==> flow/design.v <==
`timescale 1ns / 1ps
module FD (output reg Q, input C, input D);
  always @(posedge C) Q <= D;
endmodule
module FDR (output reg Q, input C, input D, input R);
  always @(posedge C) Q <= R ? 1'b0 : D;
endmodule
module FDRE (output reg Q, input C, input CE, input D, input R);
  always @(posedge C)
    if (R) Q <= 1'b0;
    else if (CE) Q <= D;
endmodule
module FDS (output reg Q, input C, input D, input S);
  always @(posedge C) Q <= S ? 1'b1 : D;
endmodule
module LUT6 #(parameter [63:0] INIT = 64'h0)
  (output O, input I0, input I1, input I2, input I3, input I4, input I5);
  assign O = INIT[{I5, I4, I3, I2, I1, I0}];
endmodule
module LUT6_2 #(parameter [63:0] INIT = 64'h0)
  (output O6, output O5, input I0, input I1, input I2, input I3, input I4, input I5);
  assign O6 = INIT[{I5, I4, I3, I2, I1, I0}];
  assign O5 = INIT[{1'b0, I4, I3, I2, I1, I0}];
endmodule
module MUXCY (output O, input CI, input DI, input S);
  assign O = S ? CI : DI;
endmodule
module XORCY (output O, input CI, input LI);
  assign O = CI ^ LI;
endmodule
module RAM32M #(parameter [63:0] INIT_A = 64'h0, parameter [63:0] INIT_B = 64'h0,
                parameter [63:0] INIT_C = 64'h0, parameter [63:0] INIT_D = 64'h0)
  (output [1:0] DOA, output [1:0] DOB, output [1:0] DOC, output [1:0] DOD,
   input [4:0] ADDRA, input [4:0] ADDRB, input [4:0] ADDRC, input [4:0] ADDRD,
   input [1:0] DIA, input [1:0] DIB, input [1:0] DIC, input [1:0] DID,
   input WCLK, input WE);
  reg [1:0] ma [0:31];
  reg [1:0] mb [0:31];
  reg [1:0] mc [0:31];
  reg [1:0] md [0:31];
  always @(posedge WCLK)
    if (WE) begin
      ma[ADDRD] <= DIA;
      mb[ADDRD] <= DIB;
      mc[ADDRD] <= DIC;
      md[ADDRD] <= DID;
    end
  assign DOA = ma[ADDRA];
  assign DOB = mb[ADDRB];
  assign DOC = mc[ADDRC];
  assign DOD = md[ADDRD];
endmodule
module RAM64M #(parameter [63:0] INIT_A = 64'h0, parameter [63:0] INIT_B = 64'h0,
                parameter [63:0] INIT_C = 64'h0, parameter [63:0] INIT_D = 64'h0)
  (output DOA, output DOB, output DOC, output DOD,
   input [5:0] ADDRA, input [5:0] ADDRB, input [5:0] ADDRC, input [5:0] ADDRD,
   input DIA, input DIB, input DIC, input DID,
   input WCLK, input WE);
  reg ma [0:63];
  reg mb [0:63];
  reg mc [0:63];
  reg md [0:63];
  always @(posedge WCLK)
    if (WE) begin
      ma[ADDRD] <= DIA;
      mb[ADDRD] <= DIB;
      mc[ADDRD] <= DIC;
      md[ADDRD] <= DID;
    end
  assign DOA = ma[ADDRA];
  assign DOB = mb[ADDRB];
  assign DOC = mc[ADDRC];
  assign DOD = md[ADDRD];
endmodule
module RAM128X1S #(parameter [127:0] INIT = 128'h0)
  (output O, input A0, input A1, input A2, input A3, input A4, input A5, input A6,
   input D, input WCLK, input WE);
  reg m [0:127];
  wire [6:0] a = {A6, A5, A4, A3, A2, A1, A0};
  always @(posedge WCLK) if (WE) m[a] <= D;
  assign O = m[a];
endmodule
module RAM256X1S #(parameter [255:0] INIT = 256'h0)
  (output O, input [7:0] A, input D, input WCLK, input WE);
  reg m [0:255];
  always @(posedge WCLK) if (WE) m[A] <= D;
  assign O = m[A];
endmodule
`timescale 1ps/1ps
module kcpsm6 (address, instruction, bram_enable, in_port, out_port, port_id, write_strobe, k_write_strobe, read_strobe, interrupt, interrupt_ack, sleep, reset, clk) ;
parameter [7:0] 	hwbuild = 8'h00 ;
parameter [11:0] 	interrupt_vector = 12'h3FF ;
parameter integer scratch_pad_memory_size = 64 ;   
output [11:0]	address ;
input	 [17:0]    	instruction ;
output		bram_enable ;
input	 [7:0]	in_port ;
output [7:0]	out_port ;
output [7:0]	port_id ;
output		write_strobe ;
output		k_write_strobe ;
output		read_strobe ;
input			interrupt ;
output		interrupt_ack ;
input			sleep ;
input			reset ;
input			clk ;
wire	[2:1]		t_state_value ;
wire	[2:1]		t_state ;
wire 			run_value ;
wire              run ;
wire  		internal_reset_value ;
wire 			internal_reset ;
wire 			sync_sleep ;
wire 			int_enable_type ;
wire 			interrupt_enable_value ;
wire			interrupt_enable ;
wire			sync_interrupt ;
wire 			active_interrupt_value ;
wire 			active_interrupt ;
wire	[2:0]		arith_logical_sel ;
wire			arith_carry_in ;
wire			arith_carry_value ;
wire			arith_carry ;
wire 	[7:0]		half_arith_logical ;
wire 	[7:0]		logical_carry_mask ;
wire 	[7:0]		carry_arith_logical ;
wire 	[7:0]		arith_logical_value ;
wire 	[7:0]		arith_logical_result ;
wire 	[7:0]		shift_rotate_value ;
wire 	[7:0]		shift_rotate_result ;
wire			shift_in_bit ;
wire 	[7:0]		alu_result ;
wire 	[1:0]		alu_mux_sel_value ;
wire 	[1:0]		alu_mux_sel ;
wire			strobe_type ;
wire 			write_strobe_value ;
wire 			k_write_strobe_value ;
wire			read_strobe_value ;
wire			flag_enable_type ;
wire			flag_enable_value ;
wire			flag_enable ; 
wire			lower_parity ;
wire			lower_parity_sel ;
wire			carry_lower_parity ;
wire 			upper_parity ;
wire			parity ;
wire			shift_carry_value ;
wire			shift_carry ;
wire			carry_flag_value ;
wire			carry_flag ;
wire 			use_zero_flag_value ;
wire			use_zero_flag ;
wire 			drive_carry_in_zero ;
wire          	carry_in_zero ;
wire             	lower_zero ;
wire         	lower_zero_sel ;
wire       		carry_lower_zero ;
wire           	middle_zero ;
wire        	middle_zero_sel ;
wire      		carry_middle_zero ;
wire         	upper_zero_sel ;
wire        	zero_flag_value ;
wire              zero_flag ;
wire       		spm_enable_value ;
wire             	spm_enable ;
wire 	[7:0]		spm_ram_data ;
wire 	[7:0]		spm_data  ;
wire           	regbank_type ;
wire             	bank_value ;
wire              bank ;
wire          	loadstar_type ;
wire         	sx_addr4_value ;
wire   		register_enable_type ;
wire  		register_enable_value ;
wire        	register_enable ;
wire 	[4:0]		sx_addr ;
wire 	[4:0]		sy_addr ;
wire 	[7:0]		sx ;
wire 	[7:0]		sy ;
wire 	[7:0]		sy_or_kk ;
wire       		pc_move_is_valid ;
wire              move_type ;
wire           	returni_type ;
wire 	[2:0]		pc_mode ;
wire 	[11:0]	register_vector ;
wire 	[11:0]	half_pc ;
wire 	[10:0]	carry_pc ;
wire 	[11:0]	pc_value ;
wire 	[11:0]	pc ;
wire 	[11:0]	pc_vector ;
wire             	push_stack ;
wire              pop_stack ;
wire 	[11:0]	stack_memory ;
wire 	[11:0]	return_vector ;
wire       		stack_carry_flag ;
wire      		shadow_carry_flag ;
wire        	stack_zero_flag ;
wire      		shadow_zero_value ;
wire       		shadow_zero_flag ;
wire             	stack_bank ;
wire            	shadow_bank ;
wire              stack_bit ;
wire            	special_bit ;
wire 	[4:0]		half_pointer_value ;
wire 	[4:0]		feed_pointer_value ;
wire 	[4:0]		stack_pointer_carry ;
wire 	[4:0]		stack_pointer_value ;
wire 	[4:0]		stack_pointer ;
LUT6_2 #(
	.INIT	(64'hFFFFF55500000EEE))
reset_lut( 
	.I0 	(run),
	.I1 	(internal_reset),
	.I2 	(stack_pointer_carry[4]),
	.I3 	(t_state[2]),
	.I4 	(reset),
	.I5 	(1'b1),
	.O5 	(run_value),
	.O6 	(internal_reset_value));
FD run_flop (  
	.D 	(run_value),
	.Q 	(run),
	.C 	(clk));
FD internal_reset_flop(
	.D	(internal_reset_value),
	.Q	(internal_reset),
	.C	(clk));
FD sync_sleep_flop(
	.D 	(sleep),
	.Q 	(sync_sleep),
	.C 	(clk));
LUT6_2 #(
	.INIT    (64'h0083000B00C4004C))
t_state_lut( 
	.I0     (t_state[1]),
	.I1     (t_state[2]),
	.I2     (sync_sleep),
	.I3     (internal_reset),
	.I4     (special_bit),
	.I5     (1'b1),
	.O5     (t_state_value[1]),
	.O6     (t_state_value[2]));
FD t_state1_flop (  
	.D      (t_state_value[1]),
	.Q      (t_state[1]),
	.C      (clk));
FD t_state2_flop (  
	.D      (t_state_value[2]),
	.Q      (t_state[2]),
	.C      (clk));
LUT6_2 #(
	.INIT	(64'h0010000000000800))
int_enable_type_lut( 
	.I0     (instruction[13]),
	.I1     (instruction[14]),
	.I2     (instruction[15]),
	.I3     (instruction[16]),
	.I4     (instruction[17]),
	.I5     (1'b1),
	.O5     (loadstar_type),
	.O6     (int_enable_type)) ;
LUT6 #(
	.INIT    (64'h000000000000CAAA))
interrupt_enable_lut( 
	.I0     (interrupt_enable),
	.I1     (instruction[0]),
	.I2     (int_enable_type),
	.I3     (t_state[1]),
	.I4     (active_interrupt),
	.I5     (internal_reset),
	.O      (interrupt_enable_value));                     
FD interrupt_enable_flop (  
	.D      (interrupt_enable_value),
	.Q      (interrupt_enable),
	.C      (clk));
FD sync_interrupt_flop (  
	.D      (interrupt),
	.Q      (sync_interrupt),
	.C      (clk));
LUT6_2 # (
	.INIT    (64'hCC33FF0080808080))
active_interrupt_lut( 
	.I0     (interrupt_enable),
	.I1     (t_state[2]),
	.I2     (sync_interrupt),
	.I3     (bank),
	.I4     (loadstar_type),
	.I5     (1'b1),
	.O5     (active_interrupt_value), 
	.O6     (sx_addr4_value));
FD active_interrupt_flop (  
	.D      (active_interrupt_value),
	.Q      (active_interrupt),
	.C      (clk));
FD interrupt_ack_flop (  
	.D      (active_interrupt),
	.Q      (interrupt_ack),
	.C      (clk));
LUT6 #(
	.INIT    (64'h5A3CFFFF00000000))
pc_move_is_valid_lut( 
	.I0     (carry_flag),
	.I1     (zero_flag),
	.I2     (instruction[14]),
	.I3     (instruction[15]),
	.I4     (instruction[16]),
	.I5     (instruction[17]),
	.O      (pc_move_is_valid)) ;
LUT6_2 # (
	.INIT    (64'h7777027700000200))
move_type_lut( 
	.I0     (instruction[12]),
	.I1     (instruction[13]),
	.I2     (instruction[14]),
	.I3     (instruction[15]),
	.I4     (instruction[16]),
	.I5     (1'b1),
	.O5     (returni_type),
	.O6     (move_type)) ;
LUT6_2 # (
	.INIT    (64'h0000F000000023FF))
pc_mode1_lut( 
	.I0     (instruction[12]),
	.I1     (returni_type),
	.I2     (move_type),
	.I3     (pc_move_is_valid),
	.I4     (active_interrupt),
	.I5     (1'b1),
	.O5     (pc_mode[0]),
	.O6     (pc_mode[1])) ;
LUT6 # (
	.INIT    (64'hFFFFFFFF00040000))
pc_mode2_lut( 
	.I0     (instruction[12]),
	.I1     (instruction[14]),
	.I2     (instruction[15]),
	.I3     (instruction[16]),
	.I4     (instruction[17]),
	.I5     (active_interrupt),
	.O      (pc_mode[2])) ;
LUT6_2 # (
	.INIT    (64'hFFFF100000002000))
push_pop_lut( 
	.I0     (instruction[12]),
	.I1     (instruction[13]),
	.I2     (move_type),
	.I3     (pc_move_is_valid),
	.I4     (active_interrupt),
	.I5     (1'b1),
	.O5     (pop_stack),
	.O6     (push_stack)) ;
LUT6_2 #(
	.INIT    (64'h03CA000004200000))
alu_decode0_lut( 
	.I0     (instruction[13]),
	.I1     (instruction[14]),
	.I2     (instruction[15]),
	.I3     (instruction[16]),
	.I4     (1'b1),
	.I5     (1'b1),
	.O5     (alu_mux_sel_value[0]),
	.O6     (arith_logical_sel[0])) ;
FD alu_mux_sel0_flop(  
	.D      (alu_mux_sel_value[0]),
	.Q      (alu_mux_sel[0]),
	.C      (clk)) ;
LUT6_2 #(
	.INIT    (64'h7708000000000F00))
alu_decode1_lut( 
	.I0     (carry_flag),
	.I1     (instruction[13]),
	.I2     (instruction[14]),
	.I3     (instruction[15]),
	.I4     (instruction[16]),
	.I5     (1'b1),
	.O5     (alu_mux_sel_value[1]),
	.O6     (arith_carry_in)) ;                     
FD alu_mux_sel1_flop (  
	.D      (alu_mux_sel_value[1]),
	.Q      (alu_mux_sel[1]),
	.C      (clk)) ;
LUT6_2 # (
	.INIT    (64'hD000000002000000))
alu_decode2_lut( 
	.I0     (instruction[14]),
	.I1     (instruction[15]),
	.I2     (instruction[16]),
	.I3     (1'b1),
	.I4     (1'b1),
	.I5     (1'b1),
	.O5     (arith_logical_sel[1]),
	.O6     (arith_logical_sel[2])) ;
LUT6_2 # (
	.INIT    (64'h00013F3F0010F7CE))
register_enable_type_lut( 
	.I0     (instruction[13]),
	.I1     (instruction[14]),
	.I2     (instruction[15]),
	.I3     (instruction[16]),
	.I4     (instruction[17]),
	.I5     (1'b1),
	.O5     (flag_enable_type),
	.O6     (register_enable_type)) ;
LUT6_2 # (
	.INIT    (64'hC0CC0000A0AA0000))
register_enable_lut( 
	.I0     (flag_enable_type),
	.I1     (register_enable_type),
	.I2     (instruction[12]),
	.I3     (instruction[17]),
	.I4     (t_state[1]),
	.I5     (1'b1),
	.O5     (flag_enable_value),
	.O6     (register_enable_value)) ;
FDR flag_enable_flop (  
	.D      (flag_enable_value),
	.Q      (flag_enable),
	.R      (active_interrupt),
	.C      (clk)) ;
FDR register_enable_flop (  
	.D      (register_enable_value),
	.Q      (register_enable),
	.R      (active_interrupt),
	.C      (clk)) ;
LUT6_2 # (
	.INIT    (64'h8000000020000000))
spm_enable_lut( 
	.I0     (instruction[13]),
	.I1     (instruction[14]),
	.I2     (instruction[17]),
	.I3     (strobe_type),
	.I4     (t_state[1]),
	.I5     (1'b1),
	.O5     (k_write_strobe_value),
	.O6     (spm_enable_value)) ;
FDR k_write_strobe_flop (  
	.D      (k_write_strobe_value),
	.Q      (k_write_strobe),
	.R      (active_interrupt),
	.C      (clk)) ;
FDR spm_enable_flop (  
	.D      (spm_enable_value),
	.Q      (spm_enable),
	.R      (active_interrupt),
	.C      (clk)) ;
LUT6_2 # (
	.INIT    (64'h4000000001000000))
read_strobe_lut( 
	.I0     (instruction[13]),
	.I1     (instruction[14]),
	.I2     (instruction[17]),
	.I3     (strobe_type),
	.I4     (t_state[1]),
	.I5     (1'b1),
	.O5     (read_strobe_value),
	.O6     (write_strobe_value)) ;
FDR write_strobe_flop (  
	.D      (write_strobe_value),
	.Q      (write_strobe),
	.R      (active_interrupt),
	.C      (clk)) ;
FDR read_strobe_flop (  
	.D      (read_strobe_value),
	.Q      (read_strobe),
	.R      (active_interrupt),
	.C      (clk)) ;
LUT6 # (
	.INIT    (64'h0080020000000000))
regbank_type_lut( 
	.I0     (instruction[12]),
	.I1     (instruction[13]),
	.I2     (instruction[14]),
	.I3     (instruction[15]),
	.I4     (instruction[16]),
	.I5     (instruction[17]),
	.O      (regbank_type)) ;
LUT6 # (
	.INIT    (64'hACACFF00FF00FF00))
bank_lut( 
	.I0     (instruction[0]),
	.I1     (shadow_bank),
	.I2     (instruction[16]),
	.I3     (bank),
	.I4     (regbank_type),
	.I5     (t_state[1]),
	.O      (bank_value)) ;                     
FDR bank_flop (  
	.D      (bank_value),
	.Q      (bank),
	.R      (internal_reset),
	.C      (clk)) ;
FD sx_addr4_flop (  
	.D      (sx_addr4_value),
	.Q      (sx_addr[4]),
	.C      (clk)) ;
assign sx_addr[3:0] = instruction[11:8] ;
assign sy_addr = {bank, instruction[7:4]} ;
XORCY arith_carry_xorcy ( 
	.LI 	(1'b0),
	.CI 	(carry_arith_logical[7]),
	.O      (arith_carry_value)) ;
FD arith_carry_flop (  
	.D      (arith_carry_value),
	.Q      (arith_carry),
	.C      (clk)) ;
LUT6_2 # (
	.INIT    (64'h0000000087780000))
lower_parity_lut( 
	.I0     (instruction[13]),
	.I1     (carry_flag),
	.I2     (arith_logical_result[0]),
	.I3     (arith_logical_result[1]),
	.I4     (1'b1),
	.I5     (1'b1),
	.O5     (lower_parity),
	.O6     (lower_parity_sel)) ;  
MUXCY parity_muxcy ( 
	.DI	(lower_parity),
	.CI	(1'b0),                     
	.S	(lower_parity_sel),
	.O      (carry_lower_parity)) ;
LUT6 #(
	.INIT    (64'h6996966996696996))
upper_parity_lut( 
	.I0     (arith_logical_result[2]),
	.I1     (arith_logical_result[3]),
	.I2     (arith_logical_result[4]),
	.I3     (arith_logical_result[5]),
	.I4     (arith_logical_result[6]),
	.I5     (arith_logical_result[7]),
	.O      (upper_parity)) ;                     
XORCY parity_xorcy( 
	.LI	(upper_parity),
        .CI	(carry_lower_parity),
	.O      (parity)) ;
LUT6 #(
	.INIT    (64'hFFFFAACCF0F0F0F0))
shift_carry_lut( 
	.I0     (sx[0]),
	.I1     (sx[7]),
	.I2     (shadow_carry_flag),
	.I3     (instruction[3]),
	.I4     (instruction[7]),
	.I5     (instruction[16]),
	.O      (shift_carry_value)) ;                     
FD shift_carry_flop(  
	.D      (shift_carry_value),
	.Q      (shift_carry),
	.C      (clk)) ;
LUT6_2 #(
	.INIT    (64'h3333AACCF0AA0000))
carry_flag_lut( 
	.I0     (shift_carry),
	.I1     (arith_carry),
	.I2     (parity),
	.I3     (instruction[14]),
	.I4     (instruction[15]),
	.I5     (instruction[16]),
	.O5     (drive_carry_in_zero),
	.O6     (carry_flag_value)) ;  
FDRE carry_flag_flop(  
	.D      (carry_flag_value),
	.Q      (carry_flag),
       	.CE     (flag_enable),
	.R      (internal_reset),
	.C      (clk)) ;
MUXCY init_zero_muxcy( 
	.DI	(drive_carry_in_zero),
	.CI	(1'b0),
	.S	(carry_flag_value),
	.O      (carry_in_zero)) ;
LUT6_2 # (
	.INIT    (64'hA280000000F000F0))
use_zero_flag_lut( 
	.I0     (instruction[13]),
	.I1     (instruction[14]),
	.I2     (instruction[15]),
	.I3     (instruction[16]),
	.I4     (1'b1),
	.I5     (1'b1),
	.O5     (strobe_type),
	.O6     (use_zero_flag_value)) ;                     
FD use_zero_flag_flop(  
	.D      (use_zero_flag_value),
	.Q      (use_zero_flag),
	.C      (clk)) ;
LUT6_2 #(
	.INIT    (64'h0000000000000001))
lower_zero_lut( 
	.I0     (alu_result[0]),
	.I1     (alu_result[1]),
	.I2     (alu_result[2]),
	.I3     (alu_result[3]),
	.I4     (alu_result[4]),
	.I5     (1'b1),
	.O5     (lower_zero),
	.O6     (lower_zero_sel)) ;                     
MUXCY lower_zero_muxcy( 
	.DI	(lower_zero),
	.CI	(carry_in_zero),
	.S	(lower_zero_sel),
	.O      (carry_lower_zero)) ;
LUT6_2 # (
	.INIT    (64'h0000000D00000000))
middle_zero_lut( 
	.I0     (use_zero_flag),
	.I1     (zero_flag),
	.I2     (alu_result[5]),
	.I3     (alu_result[6]),
	.I4     (alu_result[7]),
	.I5     (1'b1),
	.O5     (middle_zero),
	.O6     (middle_zero_sel)) ;                     
MUXCY middle_zero_muxcy( 
	.DI	(middle_zero),
	.CI	(carry_lower_zero),                     
	.S 	(middle_zero_sel),
  	.O      (carry_middle_zero)) ;
LUT6 #(
	.INIT    (64'hFBFF000000000000))
upper_zero_lut( 
	.I0     (instruction[14]),
	.I1     (instruction[15]),
	.I2     (instruction[16]),
	.I3     (1'b1),
	.I4     (1'b1),
	.I5     (1'b1),
	.O      (upper_zero_sel)) ;                     
MUXCY upper_zero_muxcy( 
	.DI	(shadow_zero_flag),
	.CI	(carry_middle_zero),                    
	.S	(upper_zero_sel),
	.O      (zero_flag_value)) ;
FDRE zero_flag_flop(  
	.D      (zero_flag_value),
	.Q      (zero_flag),
	.CE     (flag_enable),
	.R      (internal_reset),
	.C      (clk)) ;
assign register_vector = {sx[3:0], sy} ;
genvar i ;
generate
for (i = 0 ; i <= 11 ; i = i+1)
begin : address_loop
parameter [7:0] id4 = 8'h30 + i/4 ;
parameter [7:0] id8 = 8'h30 + i/8 ;
parameter [7:0] ip4d8 = 8'h30 + (i+4)/8 ;	  
FD return_vector_flop(  
	.D      (stack_memory[i]),
	.Q      (return_vector[i]),
	.C      (clk));
if (i % 2 == 0) begin: output_data
LUT6_2 #(
	.INIT   (64'hFF00F0F0CCCCAAAA))
pc_vector_mux_lut( 
	.I0     (instruction[i]),
	.I1     (return_vector[i]),
	.I2     (instruction[i+1]),
	.I3     (return_vector[i+1]),
	.I4     (instruction[12]),
	.I5     (1'b1),
	.O5     (pc_vector[i]),
	.O6     (pc_vector[i+1]));
end  
FDRE pc_flop(  
	.D      (pc_value[i]),
	.Q      (pc[i]),
	.R      (internal_reset),
	.CE     (t_state[1]),
	.C      (clk));
if (i == 0) begin: lsb_pc
if (interrupt_vector[i] == 1'b0) begin: low_int_vector
LUT6 #(
	.INIT    (64'h00AA000033CC0F00))
pc_lut( 
	.I0     (register_vector[i]),
	.I1     (pc_vector[i]),
	.I2     (pc[i]),
	.I3     (pc_mode[0]),
	.I4     (pc_mode[1]),
	.I5     (pc_mode[2]), 
	.O      (half_pc[i]));
end  
if (interrupt_vector[i] == 1'b1) begin: high_int_vector
LUT6 #(
	.INIT    (64'h00AA00FF33CC0F00))
pc_lut( 
	.I0     (register_vector[i]),
	.I1     (pc_vector[i]),
	.I2     (pc[i]),
	.I3     (pc_mode[0]),
	.I4     (pc_mode[1]),
	.I5     (pc_mode[2]), 
	.O      (half_pc[i]));
end  
XORCY pc_xorcy( 
	.LI	(half_pc[i]),
	.CI	(1'b0),
	.O      (pc_value[i]));
MUXCY pc_muxcy( 
	.DI 	(pc_mode[0]),
	.CI 	(1'b0),
	.S	(half_pc[i]),
        .O      (carry_pc[i]));
end  
if (i > 0) begin : upper_pc
if (interrupt_vector[i] == 1'b0) begin: low_int_vector
LUT6 #(
	.INIT    (64'h00AA0000CCCCF000))
pc_lut( 
	.I0     (register_vector[i]),
	.I1     (pc_vector[i]),
	.I2     (pc[i]),
	.I3     (pc_mode[0]),
	.I4     (pc_mode[1]),
	.I5     (pc_mode[2]), 
	.O      (half_pc[i]));
end  
if (interrupt_vector[i] == 1'b1) begin: high_int_vector
LUT6 #(
	.INIT    (64'h00AA00FFCCCCF000))
pc_lut( 
	.I0     (register_vector[i]),
	.I1     (pc_vector[i]),
	.I2     (pc[i]),
	.I3     (pc_mode[0]),
	.I4     (pc_mode[1]),
	.I5     (pc_mode[2]), 
	.O      (half_pc[i]));
end  
XORCY pc_xorcy( 
	.LI	(half_pc[i]),
	.CI	(carry_pc[i-1]),
	.O      (pc_value[i]));
if (i < 11) begin: mid_pc
MUXCY pc_muxcy( 
	.DI 	(1'b0),
	.CI 	(carry_pc[i-1]),
	.S 	(half_pc[i]),
	.O     	(carry_pc[i]));
end  
end  
end  
endgenerate
FD shadow_carry_flag_flop(  
	.D      (stack_carry_flag),
	.Q      (shadow_carry_flag),
	.C      (clk)) ;
FD stack_zero_flop(  
	.D      (stack_zero_flag),
	.Q      (shadow_zero_value),
	.C      (clk)) ;
FD shadow_zero_flag_flop(  
	.D      (shadow_zero_value),
	.Q      (shadow_zero_flag),
	.C      (clk)) ;
FD shadow_bank_flop(  
	.D      (stack_bank),
	.Q      (shadow_bank),
	.C      (clk)) ;
FD stack_bit_flop(  
	.D      (stack_bit),
	.Q      (special_bit),
	.C      (clk)) ;
RAM32M #(
	.INIT_A	(64'h0000000000000000), 
	.INIT_B	(64'h0000000000000000), 
	.INIT_C (64'h0000000000000000), 
	.INIT_D (64'h0000000000000000)) 
stack_ram_low ( 
	.DOA	({stack_zero_flag, stack_carry_flag}), 
	.DOB	({stack_bit, stack_bank}),
	.DOC    (stack_memory[1:0]), 
	.DOD    (stack_memory[3:2]),
	.ADDRA	(stack_pointer[4:0]), 
	.ADDRB	(stack_pointer[4:0]), 
	.ADDRC  (stack_pointer[4:0]), 
	.ADDRD  (stack_pointer[4:0]),
	.DIA	({zero_flag, carry_flag}), 
	.DIB	({run, bank}),
	.DIC    (pc[1:0]),
	.DID    (pc[3:2]),
	.WE 	(t_state[1]), 
	.WCLK	(clk));
RAM32M #(
	.INIT_A	(64'h0000000000000000), 
	.INIT_B	(64'h0000000000000000), 
	.INIT_C	(64'h0000000000000000), 
	.INIT_D	(64'h0000000000000000)) 
stack_ram_high(    
	.DOA	(stack_memory[5:4]), 
	.DOB	(stack_memory[7:6]),
	.DOC   	(stack_memory[9:8]),
	.DOD   	(stack_memory[11:10]),
	.ADDRA 	(stack_pointer[4:0]), 
	.ADDRB 	(stack_pointer[4:0]), 
	.ADDRC  (stack_pointer[4:0]), 
	.ADDRD  (stack_pointer[4:0]),
	.DIA    (pc[5:4]),
	.DIB    (pc[7:6]),
	.DIC    (pc[9:8]),
	.DID    (pc[11:10]),
	.WE 	(t_state[1]),  
	.WCLK 	(clk));
generate
for (i = 0 ; i <= 4 ; i = i+1)
begin : stack_loop
parameter [7:0]	id4 = 8'h30 + i/4 ;
if (i == 0) begin: lsb_stack
FDR pointer_flop(  
	.D      (stack_pointer_value[i]),
	.Q      (stack_pointer[i]),
	.R      (internal_reset),
	.C      (clk)) ;
LUT6_2 #(
	.INIT    (64'h001529AAAAAAAAAA))
stack_pointer_lut( 
	.I0     (stack_pointer[i]),
	.I1     (pop_stack),
	.I2     (push_stack),
	.I3     (t_state[1]),
	.I4     (t_state[2]),
	.I5     (1'b1), 
	.O5     (feed_pointer_value[i]),
	.O6     (half_pointer_value[i]));
XORCY stack_xorcy( 
	.LI 	(half_pointer_value[i]),
	.CI 	(1'b0),
	.O      (stack_pointer_value[i]));
MUXCY stack_muxcy( 
	.DI	(feed_pointer_value[i]),
	.CI	(1'b0),
	.S 	(half_pointer_value[i]),
	.O      (stack_pointer_carry[i]));
end  
if (i > 0) begin: upper_stack
FDR pointer_flop(  
	.D      (stack_pointer_value[i]),
	.Q      (stack_pointer[i]),
	.R      (internal_reset),
	.C      (clk)) ;
LUT6_2 #(
	.INIT    (64'h002A252AAAAAAAAA))
stack_pointer_lut( 
	.I0     (stack_pointer[i]),
	.I1     (pop_stack),
	.I2     (push_stack),
	.I3     (t_state[1]),
	.I4     (t_state[2]),
	.I5     (1'b1), 
	.O5     (feed_pointer_value[i]),
	.O6     (half_pointer_value[i]));
XORCY stack_xorcy( 
	.LI 	(half_pointer_value[i]),
	.CI 	(stack_pointer_carry[i-1]),
	.O      (stack_pointer_value[i]));
MUXCY stack_muxcy( 
	.DI 	(feed_pointer_value[i]),
	.CI 	(stack_pointer_carry[i-1]),
	.S 	(half_pointer_value[i]),
	.O      (stack_pointer_carry[i]));
end  
end  
endgenerate
generate
for (i = 0 ; i <= 7 ; i = i+1)
begin : data_path_loop
parameter [7:0]	id1 = 8'h30 + i ;
parameter [7:0]	id2 = 8'h30 + i/2 ;
parameter [7:0]	id4 = 8'h30 + i/4 ;
if (i % 2 == 0) begin: output_data
LUT6_2 #(
	.INIT    (64'hFF00F0F0CCCCAAAA))
sy_kk_mux_lut( 
	.I0     (sy[i]),
	.I1     (instruction[i]),
	.I2     (sy[i+1]),
	.I3     (instruction[i+1]),
	.I4     (instruction[12]),
	.I5     (1'b1),
	.O5     (sy_or_kk[i]),
	.O6     (sy_or_kk[i+1]));
end  
if (i % 2 == 0) begin: second_operand
LUT6_2 #(
	.INIT    (64'hFF00F0F0CCCCAAAA))
out_port_lut( 
	.I0     (sx[i]),
	.I1     (instruction[i+4]),
	.I2     (sx[i+1]),
	.I3     (instruction[i+5]),
	.I4     (instruction[13]),
	.I5     (1'b1),
	.O5     (out_port[i]),
	.O6     (out_port[i+1]));
end  
LUT6_2 #(
	.INIT    (64'h69696E8ACCCC0000))
arith_logical_lut( 
	.I0     (sy_or_kk[i]),
	.I1     (sx[i]),
	.I2     (arith_logical_sel[0]),
	.I3     (arith_logical_sel[1]),
	.I4     (arith_logical_sel[2]),
	.I5     (1'b1),
	.O5     (logical_carry_mask[i]),
	.O6     (half_arith_logical[i]));
FD arith_logical_flop( 
	.D      (arith_logical_value[i]),
	.Q      (arith_logical_result[i]),
	.C      (clk)) ;
if (i == 0) begin: lsb_arith_logical
MUXCY arith_logical_muxcy( 
	.DI 	(logical_carry_mask[i]),
	.CI 	(arith_carry_in),
	.S 	(half_arith_logical[i]),
	.O      (carry_arith_logical[i]));
XORCY arith_logical_xorcy( 
	.LI 	(half_arith_logical[i]),
	.CI 	(arith_carry_in),
	.O      (arith_logical_value[i]));
end  
if (i > 0) begin: upper_arith_logical
MUXCY arith_logical_muxcy( 
	.DI 	(logical_carry_mask[i]),
	.CI 	(carry_arith_logical[i-1]),
	.S 	(half_arith_logical[i]),
	.O      (carry_arith_logical[i]));
XORCY arith_logical_xorcy( 
	.LI 	(half_arith_logical[i]),
	.CI 	(carry_arith_logical[i-1]),
	.O      (arith_logical_value[i]));
end  
if (hwbuild[i] == 1'b0) begin: low_hwbuild 
FDR shift_rotate_flop( 
	.D      (shift_rotate_value[i]),
	.Q      (shift_rotate_result[i]),
	.R      (instruction[7]),
	.C      (clk)) ;
end  
if (hwbuild[i] == 1'b1) begin: high_hwbuild 
FDS shift_rotate_flop( 
	.D      (shift_rotate_value[i]),
	.Q      (shift_rotate_result[i]),
	.S 	(instruction[7]),
	.C      (clk)) ;
end  
if (i == 0) begin: lsb_shift_rotate
LUT6 #(
	.INIT    (64'hBFBC8F8CB3B08380))
shift_bit_lut( 
	.I0     (instruction[0]),
	.I1     (instruction[1]),
	.I2     (instruction[2]),
	.I3     (carry_flag),
	.I4     (sx[0]),
	.I5     (sx[7]),
	.O      (shift_in_bit));
LUT6_2 #(
	.INIT    (64'hFF00F0F0CCCCAAAA))
shift_rotate_lut( 
	.I0     (shift_in_bit),
	.I1     (sx[i+1]),
	.I2     (sx[i]),
	.I3     (sx[i+2]),
	.I4     (instruction[3]),
	.I5     (1'b1),
	.O5     (shift_rotate_value[i]),
	.O6     (shift_rotate_value[i+1]));
end  
if (i == 2 || i == 4) begin: mid_shift_rotate
LUT6_2 #(
	.INIT    (64'hFF00F0F0CCCCAAAA))
shift_rotate_lut( 
	.I0     (sx[i-1]),
	.I1     (sx[i+1]),
	.I2     (sx[i]),
	.I3     (sx[i+2]),
	.I4     (instruction[3]),
	.I5     (1'b1),
	.O5     (shift_rotate_value[i]),
	.O6     (shift_rotate_value[i+1]));
end  
if (i == 6) begin: msb_shift_rotate
LUT6_2 #(
	.INIT    (64'hFF00F0F0CCCCAAAA))
shift_rotate_lut( 
	.I0     (sx[i-1]),
	.I1     (sx[i+1]),
	.I2     (sx[i]),
	.I3     (shift_in_bit),
	.I4     (instruction[3]),
	.I5     (1'b1),
	.O5     (shift_rotate_value[i]),
	.O6     (shift_rotate_value[i+1]));
end  
LUT6 #(
	.INIT    (64'hFF00F0F0CCCCAAAA))
alu_mux_lut( 
	.I0     (arith_logical_result[i]),
	.I1     (shift_rotate_result[i]),
	.I2     (in_port[i]),
	.I3     (spm_data[i]),
	.I4     (alu_mux_sel[0]),
	.I5     (alu_mux_sel[1]),
	.O      (alu_result[i]));
if (scratch_pad_memory_size == 64) begin : small_spm
FD spm_flop( 
	.D      (spm_ram_data[i]),
	.Q      (spm_data[i]),
	.C      (clk)) ;
if (i == 0 || i == 4) begin: small_spm_ram
RAM64M #( 
	.INIT_A	(64'h0000000000000000),
	.INIT_B	(64'h0000000000000000),
	.INIT_C	(64'h0000000000000000),
	.INIT_D	(64'h0000000000000000)) 
spm_ram(   
	.DOA 	(spm_ram_data[i]),
	.DOB 	(spm_ram_data[i+1]),
	.DOC    (spm_ram_data[i+2]),
	.DOD    (spm_ram_data[i+3]),
	.ADDRA 	(sy_or_kk[5:0]),
	.ADDRB 	(sy_or_kk[5:0]),
	.ADDRC  (sy_or_kk[5:0]),
	.ADDRD  (sy_or_kk[5:0]),
	.DIA 	(sx[i]),
	.DIB 	(sx[i+1]),
	.DIC    (sx[i+2]),
	.DID    (sx[i+3]),
	.WE 	(spm_enable),
	.WCLK 	(clk));
end  
end  
if (scratch_pad_memory_size == 128) begin : medium_spm
RAM128X1S  #(
	.INIT	(128'h00000000000000000000000000000000))
spm_ram(       
	.D      (sx[i]),
	.WE 	(spm_enable),
	.WCLK 	(clk),
	.A0 	(sy_or_kk[0]),
	.A1 	(sy_or_kk[1]),
	.A2 	(sy_or_kk[2]),
	.A3 	(sy_or_kk[3]),
	.A4 	(sy_or_kk[4]),
	.A5 	(sy_or_kk[5]),
	.A6 	(sy_or_kk[6]),
	.O      (spm_ram_data[i]));
FD spm_flop( 
	.D      (spm_ram_data[i]),
	.Q      (spm_data[i]),
	.C      (clk)) ;
end  
if (scratch_pad_memory_size == 256) begin : large_spm
RAM256X1S #(
	.INIT	(256'h0000000000000000000000000000000000000000000000000000000000000000))
spm_ram (       
	.D      (sx[i]),
	.WE 	(spm_enable),
	.WCLK 	(clk),
	.A 	(sy_or_kk),
	.O      (spm_ram_data[i]));
FD spm_flop( 
	.D      (spm_ram_data[i]),
	.Q      (spm_data[i]),
	.C      (clk)) ;
end  
end  
endgenerate
RAM32M #(
	.INIT_A	(64'h0000000000000000), 
	.INIT_B	(64'h0000000000000000), 
	.INIT_C (64'h0000000000000000), 
	.INIT_D (64'h0000000000000000)) 
lower_reg_banks(    
	.DOA 	(sy[1:0]), 
	.DOB 	(sx[1:0]),
	.DOC    (sy[3:2]),
	.DOD    (sx[3:2]),
	.ADDRA 	(sy_addr), 
	.ADDRB 	(sx_addr), 
	.ADDRC  (sy_addr), 
	.ADDRD  (sx_addr), 
	.DIA 	(alu_result[1:0]),
	.DIB 	(alu_result[1:0]),
	.DIC    (alu_result[3:2]),
	.DID    (alu_result[3:2]),
	.WE 	(register_enable), 
	.WCLK	(clk));
RAM32M #(
	.INIT_A	(64'h0000000000000000), 
	.INIT_B	(64'h0000000000000000), 
	.INIT_C (64'h0000000000000000),  
	.INIT_D (64'h0000000000000000)) 
upper_reg_banks(    
	.DOA 	(sy[5:4]), 
	.DOB 	(sx[5:4]),
	.DOC    (sy[7:6]),
	.DOD    (sx[7:6]),
	.ADDRA 	(sy_addr),
	.ADDRB 	(sx_addr),
	.ADDRC  (sy_addr), 
	.ADDRD  (sx_addr), 
	.DIA 	(alu_result[5:4]),
	.DIB 	(alu_result[5:4]),
	.DIC    (alu_result[7:6]),
	.DID    (alu_result[7:6]),
	.WE 	(register_enable), 
	.WCLK	(clk));
assign address = pc;
assign bram_enable = t_state[2];
assign port_id = sy_or_kk;
endmodule
Subject: tool reports on kcpsm6

Hi,

Step by step through the tools: kcpsm6:

Tool output for the design above before and after an edit, in the order of the flow.
"unedited" refers to lines of the RTL above, "edited" to lines of the edited file.
"difference" is "edited" less "unedited", of the values as shown.
Library cell names are shortened.
The mark -- stands for no value.

* top module: kcpsm6
* clock port: clk
* standard-cell library: sky130hd
* timing corner: tt_025C_1v80

The edit:

The edit as a unified diff against the file above.
A script made this edit. It changes what the design does and was not meant as an optimisation.

```diff
@@ -88,9 +88,9 @@
 endmodule
 `timescale 1ps/1ps
-module kcpsm6 (address, instruction, bram_enable, in_port, out_port, port_id, write_strobe, k_write_strobe, read_strobe, interrupt, interrupt_ack, sleep, reset, clk) ;
+module kcpsm6 (address_ext, instruction, bram_enable, in_port, out_port, port_id, write_strobe, k_write_strobe, read_strobe, interrupt, interrupt_ack, sleep, reset, clk) ;
 parameter [7:0] 	hwbuild = 8'h00 ;
 parameter [11:0] 	interrupt_vector = 12'h3FF ;
 parameter integer scratch_pad_memory_size = 64 ;   
-output [11:0]	address ;
+output [11:0]	address_ext ;
 input	 [17:0]    	instruction ;
 output		bram_enable ;
@@ -106,4 +106,8 @@
 input			reset ;
 input			clk ;
+wire [11:0] address;
+reg [11:0] address_s1;
+always @(posedge clk) address_s1 <= address;
+assign address_ext = address_s1;
 wire	[2:1]		t_state_value ;
 wire	[2:1]		t_state ;
```

After elaboration:

Counts by Yosys on the flattened word-level netlist (proc, flatten, opt, wreduce; memories kept). Register bits leave out memories and registers merged into their read ports (data or address); mux counts leave out enables and synchronous resets folded into registers. Print and check cells are left out. Cells with the same type and inputs are merged into one.
Memory sizes are those after Yosys's memory passes, which may raise the word count (mostly to a power of two), join words into wider ones and drop unused or constant bits.

Operators by class
* add/subtract/negate cells: unedited 0, edited 0, difference 0
* multiply operators: unedited 0, edited 0, difference 0
* divide/modulo/power cells: unedited 0, edited 0, difference 0
* $lt $le $gt $ge: unedited 0, edited 0, difference 0
* eq/ne operators: unedited 0, edited 0, difference 0
* shift-type cells: unedited 129, edited 129, difference 0
* mux-type cells: unedited 55, edited 55, difference 0
* bitwise gates (word level): unedited 24, edited 24, difference 0
* reduce/logical cells: unedited 0, edited 0, difference 0

Operator kinds equal on both sides are left out: 7.

Storage and ports
* register bits: unedited 58, edited 70, difference +12
* bits in latches: unedited 0, edited 0, difference 0
* RAM bits: unedited 1536, edited 1536, difference 0
* bits in read-only memories: unedited 0, edited 0, difference 0
* clocked read ports x word width: unedited 24, edited 24, difference 0
* memories kept: unedited 24, edited 24, difference 0
* bits of input ports: unedited 30, edited 30, difference 0
* output and inout bits: unedited 33, edited 33, difference 0
* cells after elaboration: unedited 290, edited 291, difference +1

Memories
* words x width with read and write ports: unedited data_path_loop[0].small_spm.small_spm_ram.spm_ram.ma 64 x 1 bit 1R1W; data_path_loop[0].small_spm.small_spm_ram.spm_ram.mb 64 x 1 bit 1R1W; data_path_loop[0].small_spm.small_spm_ram.spm_ram.mc 64 x 1 bit 1R1W; data_path_loop[0].small_spm.small_spm_ram.spm_ram.md 64 x 1 bit 1R1W; data_path_loop[4].small_spm.small_spm_ram.spm_ram.ma 64 x 1 bit 1R1W; data_path_loop[4].small_spm.small_spm_ram.spm_ram.mb 64 x 1 bit 1R1W; (+18), edited data_path_loop[0].small_spm.small_spm_ram.spm_ram.ma 64 x 1 bit 1R1W; data_path_loop[0].small_spm.small_spm_ram.spm_ram.mb 64 x 1 bit 1R1W; data_path_loop[0].small_spm.small_spm_ram.spm_ram.mc 64 x 1 bit 1R1W; data_path_loop[0].small_spm.small_spm_ram.spm_ram.md 64 x 1 bit 1R1W; data_path_loop[4].small_spm.small_spm_ram.spm_ram.ma 64 x 1 bit 1R1W; data_path_loop[4].small_spm.small_spm_ram.spm_ram.mb 64 x 1 bit 1R1W; (+18)

The mark (+n) counts cells that are not listed.

Depth:

Longest topological path by Yosys (ltp), each cell counted once; first at word level (registers and memories cut), then after technology mapping (sequential cells cut; the memories' decode and read muxes count).

Logic depth
* depth after elaboration: unedited 15, edited 15, difference 0
* ABC_AREA: unedited 0, edited 0
* gate-level depth with buffers: unedited 23, edited 23, difference 0
* depth with buffers taken out: unedited 20, edited 20, difference 0

Netlist:

Source: synth_stat.txt of the flow (Yosys; design flattened, memories mapped). It holds for the ABC_AREA given above (unset counts as 0); a run with the other value may have another netlist.

Synthesis totals
* cell count: unedited 3206, edited 3206, difference 0
* chip area (Yosys) (um^2): unedited 55942.4, edited 56092.5, difference +150.1
* area of sequential cells (um^2): unedited 40078.4, edited 40318.7, difference +240.3
* flip-flops: unedited 1362, edited 1374, difference +12
* buffers: unedited 238, edited 226, difference -12

Cell types
* dfxtp_1: unedited 82, edited 94, difference +12
* buf_4: unedited 39, edited 27, difference -12

Cell types equal on both sides are left out: 77.
By module: a second synthesis without flattening, with its own total; a netlist apart from the flattened one above.

Second synthesis, totals
* cell total of the unflattened synthesis: unedited 3887, edited 3899, difference +12
* area total of the unflattened synthesis (um^2): unedited 67457.2, edited 67697.4, difference +240.2

Rows give one instance, submodules left out.

By module, unedited
* RAM32M: times used 4, cells 561, area 10211.0 um^2
* RAM64M: times used 2, cells 525, area 10219.8 um^2
* FD: times used 48, cells 1, area 20.0 um^2
* LUT6_2: times used 8, cells 13, area 97.6 um^2
* FDR: times used 20, cells 2, area 33.8 um^2
* LUT6_2: times used 18, cells 2, area 33.8 um^2
* FDRE: times used 14, cells 3, area 33.8 um^2
* MUXCY: times used 29, cells 1, area 15.0 um^2
* LUT6: times used 9, cells 5, area 33.8 um^2
* XORCY: times used 27, cells 1, area 8.8 um^2
* LUT6_2: times used 4, cells 8, area 48.8 um^2
* LUT6: times used 8, cells 1, area 22.5 um^2
* LUT6_2: times used 1, cells 17, area 117.6 um^2
* LUT6_2: times used 1, cells 17, area 96.3 um^2

unedited: Further modules, not shown: 30.

By module, edited
* RAM32M: times used 4, cells 561, area 10211.0 um^2
* RAM64M: times used 2, cells 525, area 10219.8 um^2
* FD: times used 48, cells 1, area 20.0 um^2
* LUT6_2: times used 8, cells 13, area 97.6 um^2
* FDR: times used 20, cells 2, area 33.8 um^2
* LUT6_2: times used 18, cells 2, area 33.8 um^2
* FDRE: times used 14, cells 3, area 33.8 um^2
* MUXCY: times used 29, cells 1, area 15.0 um^2
* LUT6: times used 9, cells 5, area 33.8 um^2
* kcpsm6: times used 1, cells 14, area 247.7 um^2
* XORCY: times used 27, cells 1, area 8.8 um^2
* LUT6_2: times used 4, cells 8, area 48.8 um^2
* LUT6: times used 8, cells 1, area 22.5 um^2
* LUT6_2: times used 1, cells 17, area 117.6 um^2

edited: Further modules, not shown: 30.

Worst setup path after synthesis:

Path of least setup slack by OpenSTA after synthesis, without wires, with an ideal clock, recovery checks aside; 20% of the period is set as input and as output delay. Where synthesis merged equal registers, the netlist keeps one of their names.

Path post-synthesis
* kind: unedited input-to-output, edited input-to-output
* from: unedited input instruction[9], edited input instruction[9]
* to: unedited output out_port[0], edited output out_port[0]
* period (ns): unedited 9.0, edited 9.0, difference 0.0
* output delay (ns): unedited 1.800, edited 1.800, difference 0.000
* launch time at the first pin (ns): unedited 1.800, edited 1.800, difference 0.000
* arrival time (ns): unedited 7.357, edited 7.357, difference 0.000
* required time (ns): unedited 7.200, edited 7.200, difference 0.000
* path slack (ns): unedited -0.157, edited -0.157, difference 0.000
* path delay (ns): unedited 5.557, edited 5.557, difference 0.000
* stages on the path: unedited 8, edited 8, difference 0
* path buffers: unedited 3, edited 3, difference 0
* period reached after synthesis (ns): unedited 9.157, edited 9.157, difference 0.000

"path delay" is the arrival time less input delay plus setup time.
At an output port there is no setup time.
"stages on the path": output pins that drive a net of the path, with the launching flip-flop's if there is one; two outputs of one cell count as two.
"period reached after synthesis" is the clock period less the worst setup slack; recovery checks do not enter. This is arithmetic on one report: input and output delays are still those of the set period (20% each).
The rows between start and end are the longest chain of elaborated cells between them; the timing report does not say that the signal goes this way. Where chains are equally long, one stands for them.
Each line given opens the expression or statement behind the cell; cells for indexed reads and writes are added by Yosys, which also makes memories of some case tables.
The chain passes a memory read, where the word-level depth is cut; so it can be longer than that depth.

Between the ends, post-synthesis, unedited:
* cell sequence: clkbuf_1 -> clkbuf_1 -> mux4_2 -> o22ai_1 -> nor4_1 -> inv_1 -> o21ai_0 -> buf_4
* cells in the longest elaborated chain: 2
* elaborated cells on any way between the ends: 2
* RTL lines with such cells: 2

RTL lines, path post-synthesis, unedited
* from (decl): RTL line 95 `input [17:0] instruction ;`
* memory 32 x 2 bit: RTL line 38 `reg [1:0] mb [0:31];`
* 64-bit by 5-bit indexed select with 1-bit output: RTL line 23 `assign O5 = INIT[{1'b0, I4, I3, I2, I1, I0}];`
* to (decl): RTL line 98 `output [7:0] out_port ;`

Between the ends, post-synthesis, edited:
* cell sequence: clkbuf_1 -> clkbuf_1 -> mux4_2 -> o22ai_1 -> nor4_1 -> inv_1 -> o21ai_0 -> buf_4
* cells in the longest elaborated chain: 2
* elaborated cells on any way between the ends: 2
* RTL lines with such cells: 2

RTL lines, path post-synthesis, edited
* from (decl): RTL line 95 `input [17:0] instruction ;`
* memory 32 x 2 bit: RTL line 38 `reg [1:0] mb [0:31];`
* 64-bit by 5-bit indexed select with 1-bit output: RTL line 23 `assign O5 = INIT[{1'b0, I4, I3, I2, I1, I0}];`
* to (decl): RTL line 98 `output [7:0] out_port ;`

Timing after layout:

From the final timing report of the runs of pair A: the path of least setup slack in the routed layout; clock arrival at registers is part of the times.

Path after layout
* kind: unedited input-to-output, edited input-to-output
* from: unedited input instruction[6], edited input instruction[6]
* to: unedited output port_id[1], edited output port_id[1]
* period (ns): unedited 9.0, edited 9.0, difference 0.0
* output delay (ns): unedited 1.80, edited 1.80, difference 0.00
* launch time at the first pin (ns): unedited 1.80, edited 1.80, difference 0.00
* arrival time (ns): unedited 5.98, edited 5.56, difference -0.42
* required time (ns): unedited 7.20, edited 7.20, difference 0.00
* path slack (ns): unedited 1.22, edited 1.64, difference +0.42
* stages on the path: unedited 7, edited 7, difference 0
* path buffers: unedited 2, edited 2, difference 0

The rows between start and end are the longest chain of elaborated cells between them; the timing report does not say that the signal goes this way. Where chains are equally long, one stands for them.
The chain passes a memory read, where the word-level depth is cut; so it can be longer than that depth.

Between the ends, after layout, unedited:
* cell sequence: clkdlybuf4s50_1 -> and2_1 -> a22oi_1 -> a21oi_1 -> nor4_1 -> mux2_2 -> clkdlybuf4s50_1
* cells in the longest elaborated chain: 2
* elaborated cells on any way between the ends: 2
* RTL lines with such cells: 2

RTL lines, path after layout, unedited
* from (decl): RTL line 95 `input [17:0] instruction ;`
* memory 32 x 2 bit: RTL line 37 `reg [1:0] ma [0:31];`
* 64-bit by 6-bit indexed select with 1-bit output: RTL line 22 `assign O6 = INIT[{I5, I4, I3, I2, I1, I0}];`
* to (decl): RTL line 99 `output [7:0] port_id ;`

Between the ends, after layout, edited:
* cell sequence: clkdlybuf4s50_1 -> and2_1 -> a22oi_1 -> a21oi_1 -> nor4_1 -> mux2_2 -> clkdlybuf4s50_1
* cells in the longest elaborated chain: 2
* elaborated cells on any way between the ends: 2
* RTL lines with such cells: 2

RTL lines, path after layout, edited
* from (decl): RTL line 95 `input [17:0] instruction ;`
* memory 32 x 2 bit: RTL line 37 `reg [1:0] ma [0:31];`
* 64-bit by 6-bit indexed select with 1-bit output: RTL line 22 `assign O6 = INIT[{I5, I4, I3, I2, I1, I0}];`
* to (decl): RTL line 99 `output [7:0] port_id ;`

Layout results:

Runs of the flow (Yosys, OpenROAD) on both versions; the two runs of a pair have the same settings. The constraints put input and output delay at 20% of the set period each and load the outputs with 0.01 pF.

Flow settings, pair A:
* CORE_UTILIZATION: 40
* PLACE_DENSITY: 0.6
* period_ns: 9.0
* CAP_MARGIN: 20
* CORE_MARGIN: 2
* SLEW_MARGIN: 20

Results, pair A
* synthesized cell area (um^2): unedited 55942.4, edited 56092.5, difference +150.1
* die footprint (um^2): unedited 142865.0, edited 143243.0, difference +378.0
* standard-cell area after routing (um^2): unedited 63180.6, edited 63539.7, difference +359.1
* setup slack of the critical path (ns): unedited 1.215, edited 1.642, difference +0.427
* post-route setup TNS (ns): unedited 0.000, edited 0.000, difference 0.000
* smallest hold slack (ns): unedited 0.340, edited 0.332, difference -0.008
* total design power (mW): unedited 13.975, edited 14.136, difference +0.161

Flow settings, pair B:
* ABC_AREA: 0
* CELL_PAD_IN_SITES_DETAIL_PLACEMENT: 1
* CELL_PAD_IN_SITES_GLOBAL_PLACEMENT: 1
* CORE_UTILIZATION: 20
* CTS_CLUSTER_DIAMETER: 300
* GPL_ROUTABILITY_DRIVEN: 0
* GPL_TIMING_DRIVEN: 0
* HOLD_SLACK_MARGIN: 0.28
* PLACE_DENSITY: 0.37
* SETUP_SLACK_MARGIN: 2.06
* period_ns: 7.85
* CAP_MARGIN: 20
* CORE_MARGIN: 2
* SLEW_MARGIN: 20

Results, pair B
* synthesized cell area (um^2): unedited 55942.4, edited 56092.5, difference +150.1
* die footprint (um^2): unedited 283961.0, edited 284713.0, difference +752.0
* standard-cell area after routing (um^2): unedited 71014.4, edited 71396.0, difference +381.6
* setup slack of the critical path (ns): unedited 2.049, edited 2.038, difference -0.011
* post-route setup TNS (ns): unedited 0.000, edited 0.000, difference 0.000
* smallest hold slack (ns): unedited 0.345, edited 0.328, difference -0.017
* total design power (mW): unedited 17.324, edited 17.435, difference +0.111

By "total design power" is meant OpenSTA's value without simulated activity: inputs other than the clock are taken to toggle once in ten clock periods, and the tool carries that through the logic.

Regards
